==> flow/design.v <==
module sin_h(
    input signed [15:0] r_in,
    output signed [15:0] r_out
    );
     wire signed [15:0] a,b,c,d;
     assign a = r_in + (r_in >>> 2);
     assign b = (a >>> 4)+(r_in >>> 6);
     assign c = b+a; 
     assign d = (c >>> 5)+(r_in);
     assign r_out = d >>>1;     
endmodule
module cos_h(
    input signed [15:0] r,
    output signed [15:0] r_o
    );
    wire signed [15:0] a,b,c,d;
  assign a = r + (r >>> 2);
  assign b = r + (a >>> 2);
  assign c = b >>> 9;
  assign d = r + (r >>> 3);
  assign r_o = c+d;
endmodule
module sinh_23(
    input signed [15:0] rin,
    input S,
    output signed [15:0] rout
    );
     wire signed [15:0] a,b,c,d,e;
     assign a = (rin >>> 4)+ rin;
     assign b = rin + (rin >>> 9);
     assign c = b + (a >>> 7);
     assign d = c >>> 2;
     assign e = b >>> 3;
     assign rout = S? d:e;
endmodule
module cosh_23(
    input signed [15:0] ri,
    input sel,
    output signed [15:0] ro
    );
    wire signed [15:0] a,b,c,d;
    assign a = ri >>>7;
    assign b = (ri >>> 8)+ ri;
    assign c = b >>> 5;
    assign d = sel? c:b;
    assign ro = d + ri;
endmodule
module sinh_45(
    input signed [15:0] rin,
    input s,
    output signed [15:0] rout    
    );
    wire signed [15:0] a,b,c;
    assign a = rin >>> 4;
    assign b = rin >>> 5;
    assign c = s? a:b;
    assign rout = c;
endmodule
module cosh_45(
    input signed [15:0] rin,
    input s,
    output signed [15:0] rout    
    );
    wire signed [15:0] a,b,c;
    assign a = rin >>> 11;
    assign b = rin >>> 9;
    assign c = s? b:a;
    assign rout = rin + c;
endmodule
module stage_1(
    input signed [15:0] x_in,
    input signed [15:0] y_in,
    input signed [15:0] ang_in,
    input clk,
    input reset,
    output reg signed [15:0] x_out,
    output reg signed [15:0] y_out,
    output reg signed [15:0] ang_out
    );
    wire signed [15:0] p,q,u,v,abs_theta;
    assign abs_theta = ang_in[15] ? (~ang_in + 1'b1) : ang_in;
    reg signed [15:0] r,s,w,x,z,k; 
    sin_h S1(.r_in(y_in), .r_out(q));
    sin_h S2(.r_in(x_in), .r_out(u));
    cos_h C1(.r(x_in), .r_o(p));
    cos_h C2(.r(y_in), .r_o(v));
    always @(posedge clk, posedge reset)
    begin
    if(reset)
      begin
      x_out <= 16'b0000000000000000;
      y_out <= 16'b0000000000000000;
      ang_out <= 16'b0000000000000000;
      end
    else
    begin
      if (abs_theta <= 16'b0001000000000000)
         begin
         x_out <= x_in;
         y_out <= y_in;
         ang_out <= ang_in;
         end
      else 
         begin
         case(ang_in[15])
         1'b0: begin 
              x_out <= p+q; 
              y_out <= u+v; 
              ang_out <= ang_in - 16'b0010000000000000; 
              end
         1'b1: begin 
              x_out <= p-q; 
              y_out <= v-u; 
              ang_out <= ang_in + 16'b0010000000000000; 
              end
          endcase
         end
  end
end
endmodule
module stage_23(
    input signed [15:0] x_pr,
    input signed [15:0] y_pr,
    input signed [15:0] ang_pr,
    input clk,
    input reset,
    output reg signed [15:0] sx2_op,
    output reg signed [15:0] sy2_op,
    output reg signed [15:0] sa2_op
    );
  wire signed [15:0] abs_theta,o1,o2,o3,o4,w1,w2,w3,w4;
  assign abs_theta = ang_pr[15] ? (~ang_pr + 1'b1) : ang_pr;
  wire sel23;
  assign sel23 = (abs_theta > 16'b0000110000000000)?1'b1:1'b0;
  sinh_23 S1(.rin(x_pr),.S(sel23),.rout(o1));
  sinh_23 S2(.rin(y_pr),.S(sel23),.rout(o2));
  cosh_23 C1(.ri(x_pr),.sel(sel23),.ro(o3));
  cosh_23 C2(.ri(y_pr),.sel(sel23),.ro(o4)); 
always @(posedge clk, posedge reset)
begin
  if(reset)
      begin
      sx2_op <= 16'b0000000000000000;
      sy2_op<= 16'b0000000000000000;
      sa2_op <= 16'b0000000000000000;
      end
  else 
     begin
     if (abs_theta > 16'b0000110000000000 | abs_theta <= 16'b0000010000000000)
      begin
      sx2_op <= x_pr;
      sy2_op <= y_pr;
      sa2_op <= ang_pr;
      end
  else
      begin
         if(ang_pr[15])
          begin
          sx2_op <= o3 - o2;
          sy2_op <= o4 - o1;
          sa2_op <= sel23? (ang_pr + 16'b0001000000000000) : (ang_pr + 16'b0000100000000000);
          end
         else
          begin
          sx2_op <= o3 + o2;
          sy2_op <= o4 + o1;
          sa2_op <= sel23? (ang_pr - 16'b0001000000000000) : (ang_pr - 16'b0000100000000000);
          end
      end 
    end
end
endmodule  
module stage_45(
    input signed [15:0] sx2_op,
    input signed [15:0] sy2_op,
    input signed [15:0] sa2_op,
    input clk,
    input reset,
    output reg signed [15:0] x_nxt,
    output reg signed [15:0] y_nxt,
    output reg signed [15:0] ang_nxt
    );
    wire signed [15:0] o5,o6,o7,o8,w5,w6,w7,w8,abs_theta2;
    wire sel45;
    assign abs_theta2 = sa2_op[15] ? (~sa2_op + 1'b1) : sa2_op;
    assign sel45 = (abs_theta2 > 16'b0000001100000000)? 1'b1:1'b0;
sinh_45 S3(.rin(sx2_op),.s(sel45),.rout(o5));
sinh_45 S4(.rin(sy2_op),.s(sel45),.rout(o6));
cosh_45 C3(.rin(sx2_op),.s(sel45),.rout(o7));
cosh_45 C4(.rin(sy2_op),.s(sel45),.rout(o8));
always @(posedge clk, posedge reset)
begin
   if(reset)
      begin
      x_nxt <= 16'b0000000000000000;
      y_nxt <= 16'b0000000000000000;
      ang_nxt <= 16'b0000000000000000;
      end
   else
      begin
         if(abs_theta2 <= 16'b0000000100000000)
             begin
             x_nxt <= sx2_op;
             y_nxt <= sy2_op;
             ang_nxt <= sa2_op;
             end 
         else
             begin
             if(sa2_op[15])
                begin
                x_nxt <= o7 - o5;
                y_nxt <= o8 - o6;
                ang_nxt <= sel45? (sa2_op + 16'b0000010000000000) : (sa2_op + 16'b0000001000000000);
                end
             else
                begin
                x_nxt <= o7 + o5;
                y_nxt <= o8 + o6;
                ang_nxt <= sel45? (sa2_op - 16'b0000010000000000) : (sa2_op - 16'b0000001000000000);
                end
             end
      end
end
endmodule
module last_stage(
    input signed [15:0] x3,
    input signed [15:0] y3,
    input signed [15:0] ang3,
    input clk,
    input reset,
    output reg signed [15:0] xf,
    output reg signed [15:0] yf
    );
    wire signed [15:0] abs_theta,w1,w2,w3,w4,w5,w6;
    assign abs_theta = ang3[15] ? (~ang3 + 1'b1) : ang3;
    wire [3:0] k;
    assign k = abs_theta[15:12] + abs_theta[11];
    assign w1 = y3 >>> 9;
    assign w2 = x3 >>> 9;
    assign w3 = k*w1;
    assign w4 = k*w2;
    always @(posedge clk, posedge reset)
    begin
       if (reset)
         begin
         xf <= 16'b0000000000000000;
         yf <= 16'b0000000000000000;
         end
       else 
          begin
               if (ang3[15])
                 begin
                 xf <= x3 + w3;
                 yf <= y3 + w4;
                 end
               else 
                 begin
                 xf <= x3 - w3;
                 yf <= y3 - w4;
                 end
          end
    end
endmodule
`timescale 1ns / 100ps
module cordic_2taylor (
input clk,
input reset,
input signed [15:0] ang,
input signed [15:0] xin,
input signed [15:0] yin,
output signed [15:0] Xout,
output signed [15:0] Yout);
wire signed [15:0] x1, y1, theta1;           
wire signed [15:0] x2, y2, theta2;           
wire signed [15:0] x3, y3, theta3;           
    stage_1 S1(xin,yin,ang,clk,reset,x1,y1,theta1);
    stage_23 S2(x1,y1,theta1,clk,reset,x2,y2,theta2);
    stage_45 S3(x2,y2,theta2,clk,reset,x3,y3,theta3);
    last_stage S4(x3,y3,theta3,clk,reset,Xout,Yout);
endmodule
Reports on cordic_2taylor:

What the tools print for cordic_2taylor, step after step.
Lines are those of the file above, counted from 1.
Operators carry their Yosys type and port widths (W data, S select, Z words).
Library cell names are shortened.
The mark n/a stands for no value.

* top: cordic_2taylor
* clock: clk
* library: sky130hd
* library corner: tt_025C_1v80

Elaborated design:

Yosys after proc, flatten, opt, wreduce and memory -nomap, before mapping. Enables and synchronous resets that opt folds into registers are not counted as muxes. Memory bits, and registers merged into a memory's read port (data or address), are not among the register bits. Print and check cells are not counted. Equal cells are merged and count once.

* bits in registers: 176
* bits of input ports: 50
* output and inout port bits: 32

* add/subtract/negate cells: 57
* $mul: 2
* magnitude comparators: 5
* multiplexer cells: 38
* bitwise operators: 6

Operators by type and width (count)
* $mux W16: 27
* $mul A4 B16 Y16: 2
* $add A16 B16 Y16: 6
* $pmux W16 S2: 3
* $add A16 B1 Y16 const B: 4
* $add A16 B14 Y16: 4
* $sub A16 B16 Y16: 4
* $add A16 B7 Y16: 4
* $not A16 Y16: 4
* $add A11 B16 Y16: 2
* $add A12 B16 Y16: 2
* $add A13 B16 Y16: 2
* $add A16 B12 Y16: 2
* $sub A16 B12 Y16: 2
* $add A16 B13 Y16: 2
* $sub A16 B15 Y16: 2
* $add A16 B9 Y16: 2
* $add A7 B16 Y16: 2
* $add A8 B16 Y16: 2
* $mux W15: 2
* $add A12 B10 Y13: 2
* $mux W11: 2
* $add A15 B16 Y16: 1
* $add A16 B10 Y16 const B: 1
* $sub A16 B10 Y16 const B: 1
* $gt A16 B10 Y1 const B: 1
* $add A16 B11 Y16 const B: 1
* $sub A16 B11 Y16 const B: 1

Other operator kinds: 16; their cells: 18.

Longest topological paths:

Longest topological path by Yosys (ltp), each cell counted once; first at word level (registers and memories cut), then after technology mapping (sequential cells cut; the memories' decode and read muxes count).

* word-level depth: 10
* ABC_AREA: 0
* gate-level depth with buffers: 43
* depth with buffers taken out: 43

Netlist:

Source: synth_stat.txt of the flow (Yosys; design flattened, memories mapped). It holds for the ABC_AREA given above (unset counts as 0); a run with the other value may have another netlist.
Totals and module areas in this step are rounded.

Cells by type
* ha_1: count 471, total area 5.89E+03 sq um
* dfrtp_1: count 176, total area 4.4E+03 sq um
* fa_1: count 113, total area 2262.17 sq um
* xnor2_1: count 258, total area 2.26E+03 sq um
* nand2_1: count 393, total area 1.48E+03 sq um
* o21ai_0: count 294, total area 1.47E+03 sq um
* inv_1: count 377, total area 1.42E+03 sq um
* a21oi_1: count 264, total area 1.32E+03 sq um
* xor2_1: count 141, total area 1.23E+03 sq um
* nor2_1: count 315, total area 1.18E+03 sq um
* a21o_1: count 99, total area 743.213 sq um
* nor3_1: count 124, total area 620.595 sq um
* or3_1: count 65, total area 406.64 sq um
* o21a_1: count 52, total area 390.374 sq um
* nand2b_1: count 60, total area 375.36 sq um
* nand3_1: count 69, total area 345.331 sq um
* o21bai_1: count 43, total area 322.81 sq um
* a21boi_0: count 41, total area 307.795 sq um

Other cell types: 83; their cells: 792.

* standard cells after synthesis: 4147
* chip area (Yosys): 32300 sq um
* flip-flops: 176
* buffers: 107

By module: a second synthesis without flattening, with its own total; a netlist apart from the flattened one above.

* cell total of the unflattened synthesis: 4155
* area total of the unflattened synthesis: 34550 sq um

Each row is one instance without its submodules.

Modules
* last_stage: times used 1, cells 572, area 4976 sq um, seq. area 800.8 sq um
* stage_45: times used 1, cells 501, area 4192 sq um, seq. area 1201 sq um
* stage_23: times used 1, cells 468, area 4168 sq um, seq. area 1201 sq um
* stage_1: times used 1, cells 448, area 4133 sq um, seq. area 1201 sq um
* sin_h: times used 2, cells 251, area 2029 sq um, seq. area 0.0 sq um
* cos_h: times used 2, cells 238, area 1972 sq um, seq. area 0.0 sq um
* sinh_23: times used 2, cells 239, area 1838 sq um, seq. area 0.0 sq um
* cosh_23: times used 2, cells 204, area 1538 sq um, seq. area 0.0 sq um
* cosh_45: times used 2, cells 134, area 952.2 sq um, seq. area 0.0 sq um
* sinh_45: times used 2, cells 17, area 210.2 sq um, seq. area 0.0 sq um
* cordic_2taylor: times used 1, cells 0, area 0.0 sq um, seq. area 0.0 sq um

Worst setup path after synthesis:

Path of least setup slack by OpenSTA after synthesis, without wires, with an ideal clock, recovery checks aside; 20% of the period is set as input and as output delay. Where synthesis merged equal registers, the netlist keeps one of their names.

* kind: in2reg
* start point: in xin[0]
* end point: reg S1.x_out[15]
* period: 10000 ps
* external input delay: 2000 ps
* setup time: 125 ps
* launch time at the first pin: 2000 ps
* arrival: 10018 ps
* data required time: 9875 ps
* setup slack: -143 ps
* path delay: 8143 ps
* driving pins on the path: 38
* path buffers: 0
* synthesis period reached: 10143 ps

"path delay" is the arrival time less input delay plus setup time.
"driving pins on the path" counts driving pins, that of a launching flip-flop among them; a cell with two outputs on the path counts twice.
"synthesis period reached" = period - worst setup slack (recovery checks aside). The figure is calculated, with input and output delays left at 20% of the set period.
The rows between start and end are the longest chain of elaborated cells between them; the timing report does not say that the signal goes this way. Where chains are equally long, one stands for them.
A line is the first line of the expression or statement that the cell stems from. Yosys adds cells for indexed reads and writes and turns some case tables into memories.
A register here has more assigning lines than the two given.

* path through: ha_1 inv_1 fa_1 nor2b_1 o21ai_0 a21boi_0 o21ai_0 a21oi_1 o21ai_0 a21oi_1 nand2b_1 inv_1 ha_1 o211a_1 a2111oi_0 a2111oi_0 a211o_1 o211a_1 (+2 left out) xor2_1 fa_1 inv_1 ha_1 inv_1 o21bai_1 a21oi_1 o21bai_1 a21oi_1 o21ai_0 or4b_2 nand3_1 ha_1 a21oi_1 o21ai_0 xnor3_1 xnor2_1 mux2_2
* cells in the longest elaborated chain: 6
* elaborated cells on any way between the ends: 8

Ends and longest elaborated chain, post-synthesis
* start: declaration: line 269 `input signed [15:0] xin,`
* $add A16 B14 Y16: line 17 `assign a = r + (r >>> 2);`
* $add A16 B14 Y16: line 18 `assign b = r + (a >>> 2);`
* $add A7 B16 Y16: line 21 `assign r_o = c+d;`
* $sub A16 B15 Y16: line 112 `x_out <= p-q;`
* $pmux W16 S2: line 105 `case(ang_in[15])`
* $mux W16: line 97 `if (abs_theta <= 16'b0001000000000000)`
* end: assignment: line 99 `x_out <= x_in;`
* end: assignment: line 107 `x_out <= p+q;`
* end: declaration: line 76 `output reg signed [15:0] x_out,`

Worst path after layout:

Path of least setup slack in the final report of run 1 (OpenROAD, finished layout, wires in). Where an end is a register, its clock arrival counts in the times.
The path's times are printed in steps of 10 ps; the period is the one set.

* kind: in2reg
* start point: in xin[3]
* end point: reg S1.y_out[15]
* period: 12200 ps
* external input delay: 2440 ps
* setup time: 110 ps
* launch time at the first pin: 2440 ps
* arrival: 11690 ps
* data required time: 12580 ps
* setup slack: 890 ps
* driving pins on the path: 39
* path buffers: 1

The rows between start and end are the longest chain of elaborated cells between them; the timing report does not say that the signal goes this way. Where chains are equally long, one stands for them.
A register here has more assigning lines than the two given.

* path through: clkdlybuf4s50_1 inv_1 fa_1 nor2b_1 o21ai_0 a21boi_0 o21ai_0 a21oi_1 o21ai_0 a21oi_1 nand2b_1 fa_1 inv_1 ha_1 and4b_1 a221oi_2 o21ai_0 or2_2 (+3 left out) xnor2_1 ha_1 or2_2 o31ai_1 o21bai_1 xnor2_1 and4_4 and2_4 a21oi_1 xnor2_1 ha_1 or3_1 a211oi_1 o41a_1 o21ai_0 xor3_1 xnor3_1 mux2_2
* cells in the longest elaborated chain: 7
* elaborated cells on any way between the ends: 8

Ends and longest elaborated chain, after layout
* start: declaration: line 269 `input signed [15:0] xin,`
* $add A16 B14 Y16: line 6 `assign a = r_in + (r_in >>> 2);`
* $add A12 B10 Y13: line 7 `assign b = (a >>> 4)+(r_in >>> 6);`
* $add A13 B16 Y16: line 8 `assign c = b+a;`
* $add A11 B16 Y16: line 9 `assign d = (c >>> 5)+(r_in);`
* $sub A16 B15 Y16: line 113 `y_out <= v-u;`
* $pmux W16 S2: line 105 `case(ang_in[15])`
* $mux W16: line 97 `if (abs_theta <= 16'b0001000000000000)`
* end: assignment: line 100 `y_out <= y_in;`
* end: assignment: line 108 `y_out <= u+v;`
* end: declaration: line 77 `output reg signed [15:0] y_out,`

4 stored runs of cordic_2taylor in the flow (synthesis by Yosys, layout by OpenROAD, sky130hd cells), in arbitrary order. Constraints: input delay and output delay 20% of the set period each, output load 0.01 pF.
"time of the worst setup path": the worst setup path's part of the clock period (all of it between registers, 20% less for each end at a port) less its slack. A launch clock that arrives late makes it longer, a capture clock that arrives late makes it shorter.
"time of the worst setup path" is given in steps of 10 ps.
Results are given in rounded form.

### Run 1

==> flow/run.sh <==
#!/bin/bash
# the make line also repeats the synthesis and layout settings of config.mk as NAME=value (left out here)
make -C /OpenROAD-flow-scripts/flow DESIGN_CONFIG=/design/flow/config.mk WORK_HOME=/design/flow/orfs CLKGATE_MAP_FILE= finish
==> flow/config.mk <==
export PLATFORM = sky130hd
export DESIGN_NAME = cordic_2taylor
export DESIGN_NICKNAME = cordic_2taylor
export VERILOG_FILES = /design/flow/design.v
export SDC_FILE = /design/flow/constraint.sdc
export NUM_CORES = 4
export LEC_CHECK = 0
export CAP_MARGIN = 20
export CORE_MARGIN = 2
export CORE_UTILIZATION = 40
export SLEW_MARGIN = 20
==> flow/constraint.sdc <==
create_clock -name core_clock -period 12.2 [get_ports {clk}]
set_input_delay 2.4400 -clock core_clock [delete_from_list [all_inputs] [get_ports {clk}]]
set_output_delay 2.4400 -clock core_clock [all_outputs]
set_load 0.01 [all_outputs]

Results of run 1:
- Time of the worst setup path: 8870 ps
- Worst path kind: in2reg
- Area of the synthesized netlist: 32300 sq um
- Smallest setup slack: 893 ps
- Total negative setup slack: 0 ps
- Utilization in the final report: 0.434
- Area of the standard cells in the finished layout: 34850 sq um
- Die size: 83050 sq um

### Run 2

==> flow/run.sh <==
#!/bin/bash
# the make line also repeats the synthesis and layout settings of config.mk as NAME=value (left out here)
make -C /OpenROAD-flow-scripts/flow DESIGN_CONFIG=/design/flow/config.mk WORK_HOME=/design/flow/orfs CLKGATE_MAP_FILE= finish
==> flow/config.mk <==
export PLATFORM = sky130hd
export DESIGN_NAME = cordic_2taylor
export DESIGN_NICKNAME = cordic_2taylor
export VERILOG_FILES = /design/flow/design.v
export SDC_FILE = /design/flow/constraint.sdc
export NUM_CORES = 4
export LEC_CHECK = 0
export ABC_AREA = 1
export CAP_MARGIN = 20
export CELL_PAD_IN_SITES_DETAIL_PLACEMENT = 0
export CELL_PAD_IN_SITES_GLOBAL_PLACEMENT = 2
export CORE_ASPECT_RATIO = 0.53
export CORE_MARGIN = 9
export CORE_UTILIZATION = 40
export CTS_CLUSTER_SIZE = 24
export GPL_ROUTABILITY_DRIVEN = 1
export MAX_ROUTING_LAYER = met4
export MIN_ROUTING_LAYER = met2
export SETUP_SLACK_MARGIN = 0.2
export SLEW_MARGIN = 20
export TNS_END_PERCENT = 60
==> flow/constraint.sdc <==
create_clock -name core_clock -period 8.87 [get_ports {clk}]
set_input_delay 1.7740 -clock core_clock [delete_from_list [all_inputs] [get_ports {clk}]]
set_output_delay 1.7740 -clock core_clock [all_outputs]
set_load 0.01 [all_outputs]

Outcome of run 2: incomplete, routing halted on GRT-0116

### Run 3

==> flow/run.sh <==
#!/bin/bash
# the make line also repeats the synthesis and layout settings of config.mk as NAME=value (left out here)
make -C /OpenROAD-flow-scripts/flow DESIGN_CONFIG=/design/flow/config.mk WORK_HOME=/design/flow/orfs CLKGATE_MAP_FILE= finish
==> flow/config.mk <==
export PLATFORM = sky130hd
export DESIGN_NAME = cordic_2taylor
export DESIGN_NICKNAME = cordic_2taylor
export VERILOG_FILES = /design/flow/design.v
export SDC_FILE = /design/flow/constraint.sdc
export NUM_CORES = 4
export LEC_CHECK = 0
export CAP_MARGIN = 35
export CELL_PAD_IN_SITES_DETAIL_PLACEMENT = 1
export CORE_ASPECT_RATIO = 1.24
export CORE_MARGIN = 3
export CORE_UTILIZATION = 40
export CTS_CLUSTER_DIAMETER = 265
export GPL_ROUTABILITY_DRIVEN = 0
export GPL_TIMING_DRIVEN = 0
export HOLD_SLACK_MARGIN = 0.13
export MAX_ROUTING_LAYER = met4
export PLACE_DENSITY_LB_ADDON = 0.26
export SETUP_SLACK_MARGIN = 1.6
export SLEW_MARGIN = 20
export TNS_END_PERCENT = 20
==> flow/constraint.sdc <==
create_clock -name core_clock -period 13.7 [get_ports {clk}]
set_input_delay 2.7400 -clock core_clock [delete_from_list [all_inputs] [get_ports {clk}]]
set_output_delay 2.7400 -clock core_clock [all_outputs]
set_load 0.01 [all_outputs]

Results of run 3:
- Area of the synthesized netlist: 32300 sq um
- Time of the worst setup path: 8950 ps
- Worst path kind: in2reg
- Smallest setup slack: 2013 ps
- Die size: 84230 sq um
- Utilization in the final report: 0.443
- Total negative setup slack: 0 ps
- Area of the standard cells in the finished layout: 35320 sq um

### Run 4

==> flow/run.sh <==
#!/bin/bash
# the make line also repeats the synthesis and layout settings of config.mk as NAME=value (left out here)
make -C /OpenROAD-flow-scripts/flow DESIGN_CONFIG=/design/flow/config.mk WORK_HOME=/design/flow/orfs CLKGATE_MAP_FILE= finish
==> flow/config.mk <==
export PLATFORM = sky130hd
export DESIGN_NAME = cordic_2taylor
export DESIGN_NICKNAME = cordic_2taylor
export VERILOG_FILES = /design/flow/design.v
export SDC_FILE = /design/flow/constraint.sdc
export NUM_CORES = 4
export LEC_CHECK = 0
export CAP_MARGIN = 20
export CORE_MARGIN = 2
export CORE_UTILIZATION = 40
export GPL_ROUTABILITY_DRIVEN = 0
export MAX_ROUTING_LAYER = met4
export SLEW_MARGIN = 20
==> flow/constraint.sdc <==
create_clock -name core_clock -period 10.0 [get_ports {clk}]
set_input_delay 2.0000 -clock core_clock [delete_from_list [all_inputs] [get_ports {clk}]]
set_output_delay 2.0000 -clock core_clock [all_outputs]
set_load 0.01 [all_outputs]

Results of run 4:
- Die size: 83050 sq um
- Smallest setup slack: 335 ps
- Area of the standard cells in the finished layout: 38300 sq um
- Utilization in the final report: 0.477
- Total negative setup slack: 0 ps
- Time of the worst setup path: 7670 ps
- Worst path kind: in2reg
- Area of the synthesized netlist: 32300 sq um
